==> flow/design.v <==
module regfile #(
    parameter width = 16, 
    parameter num_regs = 16, 
    parameter num_inputs = 4,
    parameter total_inputs = num_inputs + num_inputs)(
    input wire clk,
    input wire reset,
    input wire ren,
    output reg [(total_inputs+1)*width-1:0] r_data,
    output reg r_data_vld,
    input wire wen1,
    input wire [num_inputs*width-1:0] w_data1,
    output reg wr_ack1,
    input wire wen2,
    input wire [num_inputs*width-1:0] w_data2,
    output reg wr_ack2,
    input wire wen3,
    input wire [width-1:0] w_data3,
    output reg wr_ack3
);
    reg [width-1:0] registers [0:num_regs-1];
    always @(*) begin
        if (ren) begin
            for (int i = 0; i <= total_inputs; i += 1 ) begin
                r_data[i*width +: width] = registers[i];  
            end
            r_data_vld = 1'b1;
        end else begin
            for (int i = 0; i <= total_inputs; i += 1) begin
                r_data[i*width +: width] = {width{1'b0}};  
            end
            r_data_vld = 1'b0;
        end
    end
    always @(posedge clk) begin
        wr_ack1 <= 1'b0;
        wr_ack2 <= 1'b0;
        wr_ack3 <= 1'b0;
        if (reset) begin
            for (int i = 0; i < num_regs; i = i + 1) begin
                registers[i] <= {width{1'b0}};
            end
        end else if (!ren) begin
            if (wen1) begin
                for (int i = 0; i < num_inputs; i += 1) begin
                    registers[i] <= w_data1[i*width +: width]; 
                end
                wr_ack1 <= 1'b1;
            end
            if (wen2) begin
                for (int i = 0; i < num_inputs; i += 1) begin
                    registers[i + num_inputs] <= w_data2[i*width +: width]; 
                end
                wr_ack2 <= 1'b1;
            end
            if (wen3) begin
                registers[total_inputs] <= w_data3;
                wr_ack3 <= 1'b1;
            end
        end
    end
endmodule
`timescale 1ns/1ps
module mem #(
    parameter width = 16,
    parameter num_regs = 16,
    parameter num_inputs = 4,
    parameter total_inputs = num_inputs + num_inputs
) (
    input wire clk,
    input wire reset,
    input wire on_off,  
    input wire write_en1,  
    output reg write_rdy1,
    input wire [num_inputs*width-1:0] w_data_in1,
    output wire write_ack1,
    input wire write_en2,  
    output reg write_rdy2,
    input wire [num_inputs*width-1:0] w_data_in2,
    output wire write_ack2,
    input wire write_en3,  
    output reg write_rdy3,
    input wire [width-1:0] w_data_in3,
    output wire write_ack3,
    output wire [width-1:0] config_in,
    output wire [total_inputs*width-1:0] adder_inputs,
    output wire on_off_vector_fu,  
    output wire r_data_vld
);
    reg write_reg_en1, write_reg_en2, write_reg_en3;
    wire [(total_inputs+1)*width-1:0] r_data_out;
    wire read_reg_en, writing;
    wire write_ack_wire1, write_ack_wire2, write_ack_wire3;
    always @(posedge clk) begin
        if (reset) begin
            write_reg_en1 <= 0;
            write_reg_en2 <= 0;
            write_reg_en3 <= 0;
            write_rdy1 <= 1'b1;
            write_rdy2 <= 1'b1;
            write_rdy3 <= 1'b1;
        end else begin
            write_reg_en1 <= 0;
            write_reg_en2 <= 0;
            write_reg_en3 <= 0;
            if (!on_off) begin
                write_rdy1 <= (!write_en1) ? 1'b1 : 1'b0;
                write_rdy2 <= (!write_en2) ? 1'b1 : 1'b0;
                write_rdy3 <= (!write_en3) ? 1'b1 : 1'b0;
                if (write_en1 && !write_ack1) 
                    write_reg_en1 <= 1;
                if (write_en2 && !write_ack2) 
                    write_reg_en2 <= 1;
                if (write_en3 && !write_ack3) 
                    write_reg_en3 <= 1;
            end else begin
                write_rdy1 <= 1'b0;
                write_rdy2 <= 1'b0;
                write_rdy3 <= 1'b0;
            end
        end
    end
    assign writing = (write_en1 || write_en2 || write_en3);
    assign write_ack1 = write_ack_wire1;
    assign write_ack2 = write_ack_wire2;
    assign write_ack3 = write_ack_wire3;
    assign on_off_vector_fu = on_off && !writing;
    assign read_reg_en = on_off_vector_fu;
    assign config_in = r_data_out[total_inputs*width +: width];
    genvar i;
    generate
        for (i = 0; i < total_inputs; i = i + 1) begin
            assign adder_inputs[i*width +: width] = r_data_out[i*width +: width];
        end
    endgenerate
    regfile #(
        .width(width),
        .num_regs(num_regs),
        .num_inputs(num_inputs)
    ) regfile1 (
        .clk(clk),
        .reset(reset),
        .ren(read_reg_en),
        .r_data(r_data_out),
        .r_data_vld(r_data_vld),
        .wen1(write_reg_en1),
        .w_data1(w_data_in1),
        .wr_ack1(write_ack_wire1),
        .wen2(write_reg_en2),
        .w_data2(w_data_in2),
        .wr_ack2(write_ack_wire2),
        .wen3(write_reg_en3),
        .w_data3(w_data_in3),
        .wr_ack3(write_ack_wire3)
    );
endmodule
module half_adder #(parameter width = 16) (
    input wire clk,
    input wire reset,
    input wire [width-1:0] a,
    input wire [width-1:0] b,
    output reg [width-1:0] c,
    output reg carry_out,
    output reg ack,
    input wire on_off
);
    always @(posedge clk) begin
        if (reset || !on_off) begin
            c <= {width{1'b0}};
            carry_out <= 1'b0;
            ack <= 1'b0;
        end else begin
            {carry_out, c} = a + b;
            ack <= 1'b1;
        end
    end
endmodule
module full_adder #(parameter width = 16) (
    input wire clk,
    input wire reset,
    input wire [width-1:0] a,
    input wire [width-1:0] b,
    input wire carry_in,
    output reg [width-1:0] c,
    output reg carry_out,
    output reg ack,
    input wire carry_listen,
    input wire on_off
);
    always @(posedge clk) begin
        if (reset || !on_off) begin
            c <= {width{1'b0}};
            carry_out <= 1'b0;
            ack <= 1'b0;
        end else begin
            if (carry_listen) begin
                {carry_out, c} = a + b + carry_in;
                ack <= 1'b1;
            end else begin
                {carry_out, c} = a + b;
                ack <= 1'b1;
            end
        end
    end
endmodule
`timescale 1ns/1ps
module adder_fu #(
    parameter width = 16,
    parameter num_inputs = 4,
    parameter total_inputs = num_inputs + num_inputs
) (
    input wire clk,
    input wire reset,
    input wire [total_inputs*width-1:0] inputs,
    input wire on_off,
    input wire [15:0] config_in,
    output wire [num_inputs*width-1:0] outputs,
    output wire [3:0] dest_info,
    output wire ack
);
    wire carry1, carry2, carry3, carry4;
    wire ack1, ack2, ack3, ack4;
    reg a1_on_off, a2_on_off, a3_on_off, a4_on_off;
    wire [1:0] adder_config;
    assign adder_config = config_in[1:0];
    assign dest_info = config_in[5:2];
    always @(posedge clk) begin
        if (reset) begin
            a1_on_off <= 1'b0;
            a2_on_off <= 1'b0;
            a3_on_off <= 1'b0;
            a4_on_off <= 1'b0;
        end else if (on_off) begin
            case (adder_config)
                2'd0: begin  
                    a1_on_off <= 1'b1;
                    a2_on_off <= 1'b1;
                    a3_on_off <= 1'b1;
                    a4_on_off <= 1'b1;
                end
                2'd1: begin  
                    a1_on_off <= 1'b1;
                    a2_on_off <= a1_on_off;
                    a3_on_off <= 1'b1;
                    a4_on_off <= a3_on_off;
                end
                2'd3: begin  
                    a1_on_off <= 1'b1;
                    a2_on_off <= a1_on_off;
                    a3_on_off <= a2_on_off;
                    a4_on_off <= a3_on_off;
                end
                default: begin
                    a1_on_off <= 1'b0;
                    a2_on_off <= 1'b0;
                    a3_on_off <= 1'b0;
                    a4_on_off <= 1'b0;
                end
            endcase
        end else begin
                a1_on_off <= 1'b0;
                a2_on_off <= 1'b0;
                a3_on_off <= 1'b0;
                a4_on_off <= 1'b0;
        end
    end
    assign ack = ack4;
    half_adder #( .width(width) ) adder1 (
        .clk(clk),
        .reset(reset),
        .a(inputs[0*width +: width]),
        .b(inputs[4*width +: width]),
        .c(outputs[0*width +: width]),
        .carry_out(carry1),
        .ack(ack1),
        .on_off(a1_on_off)
    );
    full_adder #( .width(width) ) adder2 (
        .clk(clk),
        .reset(reset),
        .a(inputs[1*width +: width]),
        .b(inputs[5*width +: width]),
        .c(outputs[1*width +: width]),
        .carry_in(carry1),
        .carry_out(carry2),
        .carry_listen(config_in[0]),
        .on_off(a2_on_off),
        .ack(ack2)
    );
    full_adder #( .width(width) ) adder3 (
        .clk(clk),    
        .reset(reset),
        .a(inputs[2*width +: width]),
        .b(inputs[6*width +: width]),
        .c(outputs[2*width +: width]),
        .carry_in(carry2),
        .carry_out(carry3),
        .carry_listen(config_in[1]),
        .on_off(a3_on_off),
        .ack(ack3)
    );
    full_adder #( .width(width) ) adder4 (
        .clk(clk),
        .reset(reset),
        .a(inputs[3*width +: width]),
        .b(inputs[7*width +: width]),
        .c(outputs[3*width +: width]),
        .carry_in(carry3),
        .carry_out(carry4),
        .carry_listen(config_in[0]),
        .on_off(a4_on_off),
        .ack(ack4)
    );
endmodule
`timescale 1ns/1ps
module v_tile #(
    parameter width = 16,  
    parameter num_inputs = 4,  
    parameter num_regs = 16,  
    parameter total_inputs = num_inputs + num_inputs  
) (
    input wire clk,
    input wire reset,
    input wire on_off,  
    input wire write_en1,  
    output wire write_rdy1,
    input wire [num_inputs*width-1:0] w_data_in1,  
    output wire write_ack1,
    input wire write_en2,  
    output wire write_rdy2,
    input wire [num_inputs*width-1:0] w_data_in2,  
    output wire write_ack2,
    input wire write_en3,  
    output wire write_rdy3,
    input wire [width-1:0] w_data_in3,
    output wire write_ack3,
    output wire [num_inputs*width-1:0] adder_outputs,  
    output wire [3:0] dest_info,
    output wire adder_ack
);
    wire [total_inputs*width-1:0] adder_inputs;
    wire on_off_vector_fu;
    wire [15:0] config_in;
    mem #(
        .width(width),
        .num_regs(num_regs),
        .num_inputs(num_inputs)
    ) mem_inst (
        .clk(clk),
        .reset(reset),
        .on_off(on_off),
        .write_en1(write_en1),
        .write_rdy1(write_rdy1),
        .w_data_in1(w_data_in1),
        .write_ack1(write_ack1),
        .write_en2(write_en2),
        .write_rdy2(write_rdy2),
        .w_data_in2(w_data_in2),
        .write_ack2(write_ack2),
        .write_en3(write_en3),
        .write_rdy3(write_rdy3),
        .w_data_in3(w_data_in3),
        .write_ack3(write_ack3),
        .config_in(config_in),
        .adder_inputs(adder_inputs),
        .on_off_vector_fu(on_off_vector_fu)
    );
    adder_fu #(
        .width(width),
        .num_inputs(num_inputs)
    ) adder_fu_inst (
        .clk(clk),
        .reset(reset),
        .inputs(adder_inputs),  
        .on_off(on_off_vector_fu),  
        .config_in(config_in),
        .outputs(adder_outputs),
        .dest_info(dest_info),
        .ack(adder_ack)
    );
endmodule
## From RTL to reports: v_tile

Tool output for the design above, in the order of the flow.
Line numbers count from 1 in the design file above.
Operators: Yosys type, input widths -> output width; for muxes data width and select width s.
The mark - stands for no value.

| set-up | value |
|---|---|
| top module | v_tile |
| clock port | clk |
| standard-cell library | sky130hd |
| timing corner | tt_025C_1v80 |

## After elaboration

Yosys after proc, flatten, opt, wreduce and memory -nomap, before mapping. Enables and synchronous resets that opt folds into registers are not counted as muxes. Print and check cells are not counted. Equal cells are merged and count once.

| storage and ports | value |
|---|---|
| word width x clocked read ports | 0 |
| output and inout port bits | 75 |
| flip-flop bits (word level) | 215 |
| bits in latches | 0 |
| memory bits (writable) | 0 |
| bits in read-only memories | 0 |
| memories | 0 |

| cells by class | value |
|---|---|
| reductions and logical operators | 28 |
| divide/modulo/power cells | 0 |
| shift operators | 0 |
| multiply operators | 0 |
| $lt $le $gt $ge | 0 |
| bitwise operators | 1 |
| mux-type cells | 29 |
| $add $sub $neg | 7 |
| eq/ne operators | 2 |

Operator list:

| cell | number |
|---|---|
| $mux 16 | 9 |
| $add 16x16->17 | 3 |
| $add 17x1->17 | 2 |
| $mux 17 | 2 |
| $add 16x1->16 | 1 |
| $add 16x16->16 | 1 |
| $mux 1 | 14 |
| $reduce_or 2->1 | 5 |
| $logic_not 1->1 | 8 |
| $logic_or 1x1->1 | 6 |
| $reduce_and 2->1 | 3 |
| $mux 6 | 1 |
| $pmux 1 s2 | 3 |
| $logic_and 1x1->1 | 4 |
| $reduce_or 3->1 | 1 |
| $eq 2x1->1 const B | 1 |
| $eq 2x2->1 const B | 1 |
| $logic_not 2->1 | 1 |
| $not 1->1 | 1 |

## Longest topological paths

Depth = most cells in a row (Yosys ltp): at word level without a register or memory, in the mapped netlist without a sequential cell, where the memories' decode and read muxes count.

| logic depth | value |
|---|---|
| depth in word-level cells | 8 |
| ABC_AREA | 1 |
| mapped depth | 23 |

## After synthesis

The flow's flattened synthesis, as Yosys stat reports it; memories are mapped. The netlist is that of the ABC_AREA named above (0 if unset); the other value can give another one.

| synthesis totals | value |
|---|---|
| mapped flip-flops | 215 |
| cell count | 1831 |
| cell area after synthesis | 12024.0 sq um |

Cells by type:

| cell type | number | total area (sq um) |
|---|---|---|
| sky130_fd_sc_hd__dfxtp_1 | 215 | 4.3E+03 |
| sky130_fd_sc_hd__nand2_1 | 362 | 1.36E+03 |
| sky130_fd_sc_hd__a21oi_1 | 232 | 1.16E+03 |
| sky130_fd_sc_hd__inv_1 | 286 | 1073.53 |
| sky130_fd_sc_hd__nor2_1 | 231 | 867.082 |
| sky130_fd_sc_hd__ha_1 | 69 | 863.328 |
| sky130_fd_sc_hd__o21ai_0 | 169 | 845.811 |
| sky130_fd_sc_hd__nand3_1 | 98 | 490.47 |
| sky130_fd_sc_hd__clkbuf_1 | 53 | 198.941 |
| sky130_fd_sc_hd__o21a_1 | 13 | 97.594 |
| sky130_fd_sc_hd__fa_1 | 4 | 80.077 |
| sky130_fd_sc_hd__nand4_1 | 11 | 68.816 |
| sky130_fd_sc_hd__nor3_1 | 12 | 60.058 |
| sky130_fd_sc_hd__nor2_4 | 5 | 56.304 |
| sky130_fd_sc_hd__nand3_2 | 5 | 50.048 |
| sky130_fd_sc_hd__nor2_2 | 8 | 50.048 |
| sky130_fd_sc_hd__and2_1 | 5 | 31.28 |
| sky130_fd_sc_hd__nand2_2 | 5 | 31.28 |

Not listed: further types 22, cells in them 48.

## Timing after synthesis

Source: OpenSTA report_checks on the synthesized netlist (no wires, ideal clock, input and output delay 20% of the period each), path of least setup slack; recovery checks are left aside. Register names are those of the netlist, which keeps one name where synthesis merged equal registers.

| timing after synthesis | value |
|---|---|
| path kind | in2reg |
| start | in on_off |
| end | reg adder_fu_inst.adder2.c[12] |
| stages on the path | 19 |
| period | 4500 ps |
| launch time at the first pin | 900 ps |
| arrival | 3638 ps |
| setup slack | 735 ps |
| delay of the path | 2866 ps |
| period reached after synthesis | 3765 ps |

"delay of the path" is the arrival time less input delay plus setup time.
"stages on the path" counts driving pins, that of a launching flip-flop among them; a cell with two outputs on the path counts twice.
"period reached after synthesis" = period - worst setup slack (recovery checks aside). The figure is calculated, with input and output delays left at 20% of the set period.
The rows between start and end are the longest chain of elaborated cells between them; the timing report does not say that the signal goes this way. Where chains are equally long, one stands for them.
A line is the first line of the expression or statement that the cell stems from. Yosys adds cells for indexed reads and writes and turns some case tables into memories.

| on the way, after synthesis | value |
|---|---|
| path through | sky130_fd_sc_hd__inv_2 -> sky130_fd_sc_hd__nor2_4 -> sky130_fd_sc_hd__nand2_1 -> sky130_fd_sc_hd__clkbuf_1 -> sky130_fd_sc_hd__clkbuf_1 -> sky130_fd_sc_hd__nor2_1 -> sky130_fd_sc_hd__ha_1 -> sky130_fd_sc_hd__fa_1 -> sky130_fd_sc_hd__ha_1 -> sky130_fd_sc_hd__inv_1 -> sky130_fd_sc_hd__nor2_2 -> sky130_fd_sc_hd__nand2_2 -> sky130_fd_sc_hd__nor2_4 -> sky130_fd_sc_hd__nand3_2 -> sky130_fd_sc_hd__nor2_4 -> sky130_fd_sc_hd__nand2_2 -> sky130_fd_sc_hd__nor2_4 -> sky130_fd_sc_hd__xnor2_1 -> sky130_fd_sc_hd__nor2_1 |
| cells in the longest elaborated chain | 5 |

Ends and longest elaborated chain, after synthesis:

| item | RTL line | text |
|---|---|---|
| start: declaration | 324 | `input wire on_off,` |
| $logic_and 1x1->1 | 127 | `assign on_off_vector_fu = on_off && !writing;` |
| $mux 16 | 23 | `if (ren) begin` |
| $add 16x16->17 | 197 | `{carry_out, c} = a + b + carry_in;` |
| $add 17x1->17 | 197 |  |
| $mux 17 | 196 | `if (carry_listen) begin` |
| end: assignment | 192 | `c <= {width{1'b0}};` |
| end: declaration | 184 | `output reg [width-1:0] c,` |

## Path in the finished layout

Path of least setup slack in the final report of flow run 1 (OpenROAD, finished layout, wires in). Where an end is a register, its clock arrival counts in the times.
The report prints the path's times to 10 ps; the period is as set.

| timing after layout | value |
|---|---|
| path kind | in2reg |
| start | in write_en3 |
| end | reg adder_fu_inst.adder3.carry_out |
| launch time at the first pin | 900 ps |
| arrival | 4940 ps |
| setup slack | 40 ps |
| stages on the path | 18 |
| period | 4500 ps |

The rows between start and end are the longest chain of elaborated cells between them; the timing report does not say that the signal goes this way. Where chains are equally long, one stands for them.

| on the way, after layout | value |
|---|---|
| path through | sky130_fd_sc_hd__clkdlybuf4s50_1 -> sky130_fd_sc_hd__nor2_4 -> sky130_fd_sc_hd__nand2_4 -> sky130_fd_sc_hd__clkbuf_1 -> sky130_fd_sc_hd__nor2_1 -> sky130_fd_sc_hd__ha_1 -> sky130_fd_sc_hd__fa_1 -> sky130_fd_sc_hd__ha_1 -> sky130_fd_sc_hd__inv_1 -> sky130_fd_sc_hd__nor3_4 -> sky130_fd_sc_hd__nand3_2 -> sky130_fd_sc_hd__nor2_2 -> sky130_fd_sc_hd__nand4_2 -> sky130_fd_sc_hd__nor2_2 -> sky130_fd_sc_hd__nand2_1 -> sky130_fd_sc_hd__nand2_1 -> sky130_fd_sc_hd__nand2_1 -> sky130_fd_sc_hd__nor2_1 |
| cells in the longest elaborated chain | 7 |

Ends and longest elaborated chain, after layout:

| item | RTL line | text |
|---|---|---|
| start: declaration | 333 | `input wire write_en3,` |
| $logic_or 1x1->1 | 123 | `assign writing = (write_en1 \|\| write_en2 \|\| write_en3);` |
| $logic_not 1->1 | 127 | `assign on_off_vector_fu = on_off && !writing;` |
| $logic_and 1x1->1 | 127 |  |
| $mux 16 | 23 | `if (ren) begin` |
| $add 16x16->17 | 197 | `{carry_out, c} = a + b + carry_in;` |
| $add 17x1->17 | 197 |  |
| $mux 17 | 196 | `if (carry_listen) begin` |
| end: assignment | 193 | `carry_out <= 1'b0;` |
| end: declaration | 185 | `output reg carry_out,` |

--- measured runs ---
Measured data: module v_tile, platform sky130hd, 3 stored runs of the flow under differing settings, order arbitrary. Input and output delays are each 20% of the period that was set; the output load is 0.01 pF.
"clock period achieved" is the run's clock period less its worst setup slack. It is reckoned from that one timing run; input and output delays stay at 20% of the period that was set.
"time of the worst setup path" = time allowed to the worst setup path (clock period - input delay - output delay, where it has them) - its slack; a late launch clock adds to it, a late capture clock takes from it.
"total power of the final layout": no workload was simulated; the value follows from the tool's default switching activity.
"time of the worst setup path" is given in steps of 10 ps.

#### Flow run 1

| setting | value |
|---|---|
| ABC_AREA | `1` |
| CORE_ASPECT_RATIO | `1.11` |
| CORE_MARGIN | `4` |
| CORE_UTILIZATION | `40` |
| CTS_CLUSTER_DIAMETER | `103` |
| GPL_ROUTABILITY_DRIVEN | `1` |
| GPL_TIMING_DRIVEN | `0` |
| MAX_ROUTING_LAYER | `met4` |
| MIN_ROUTING_LAYER | `met2` |
| SETUP_SLACK_MARGIN | `-0.29` |
| TNS_END_PERCENT | `45` |
| period_ns | `4.5` |
| CAP_MARGIN | `20` |
| SLEW_MARGIN | `20` |

| result | value |
|---|---|
| final design utilization | 0.526 |
| die size | 32902.1 sq um |
| clock period achieved | 4457 ps |
| chip area after synthesis (Yosys) | 12024.0 sq um |
| time of the worst setup path | 3560 ps |
| worst setup path kind | in2reg |
| standard-cell area of the final layout | 15506.1 sq um |
| total power of the final layout | 4.548 mW |
| worst setup slack after layout | 43 ps |
| sum of negative setup slack | 0 ps |
| worst-case hold slack | 424 ps |

#### Flow run 2

| setting | value |
|---|---|
| ABC_AREA | `0` |
| CAP_MARGIN | `20` |
| CELL_PAD_IN_SITES_DETAIL_PLACEMENT | `2` |
| CELL_PAD_IN_SITES_GLOBAL_PLACEMENT | `2` |
| CORE_ASPECT_RATIO | `0.54` |
| CORE_MARGIN | `7` |
| CORE_UTILIZATION | `35` |
| CTS_CLUSTER_DIAMETER | `189` |
| CTS_CLUSTER_SIZE | `90` |
| GPL_ROUTABILITY_DRIVEN | `1` |
| GPL_TIMING_DRIVEN | `0` |
| MAX_ROUTING_LAYER | `met5` |
| PLACE_DENSITY_LB_ADDON | `0.23` |
| SLEW_MARGIN | `40` |
| TNS_END_PERCENT | `45` |
| period_ns | `7.45` |

| result | value |
|---|---|
| standard-cell area of the final layout | 14521.4 sq um |
| worst setup slack after layout | 822 ps |
| chip area after synthesis (Yosys) | 11639.9 sq um |
| clock period achieved | 6628 ps |
| die size | 38803.0 sq um |
| worst-case hold slack | 471 ps |
| time of the worst setup path | 5140 ps |
| worst setup path kind | in2reg |
| final design utilization | 0.449 |
| sum of negative setup slack | 0 ps |
| total power of the final layout | 1.943 mW |

#### Flow run 3

| setting | value |
|---|---|
| CORE_UTILIZATION | `15` |
| period_ns | `4.35` |
| CAP_MARGIN | `20` |
| CORE_MARGIN | `2` |
| SLEW_MARGIN | `20` |

| result | value |
|---|---|
| chip area after synthesis (Yosys) | 11639.9 sq um |
| total power of the final layout | 4.724 mW |
| die size | 79843.0 sq um |
| sum of negative setup slack | 0 ps |
| standard-cell area of the final layout | 17275.3 sq um |
| final design utilization | 0.224 |
| worst setup slack after layout | 172 ps |
| time of the worst setup path | 3310 ps |
| worst setup path kind | in2reg |
| clock period achieved | 4178 ps |
| worst-case hold slack | 434 ps |
--- end ---
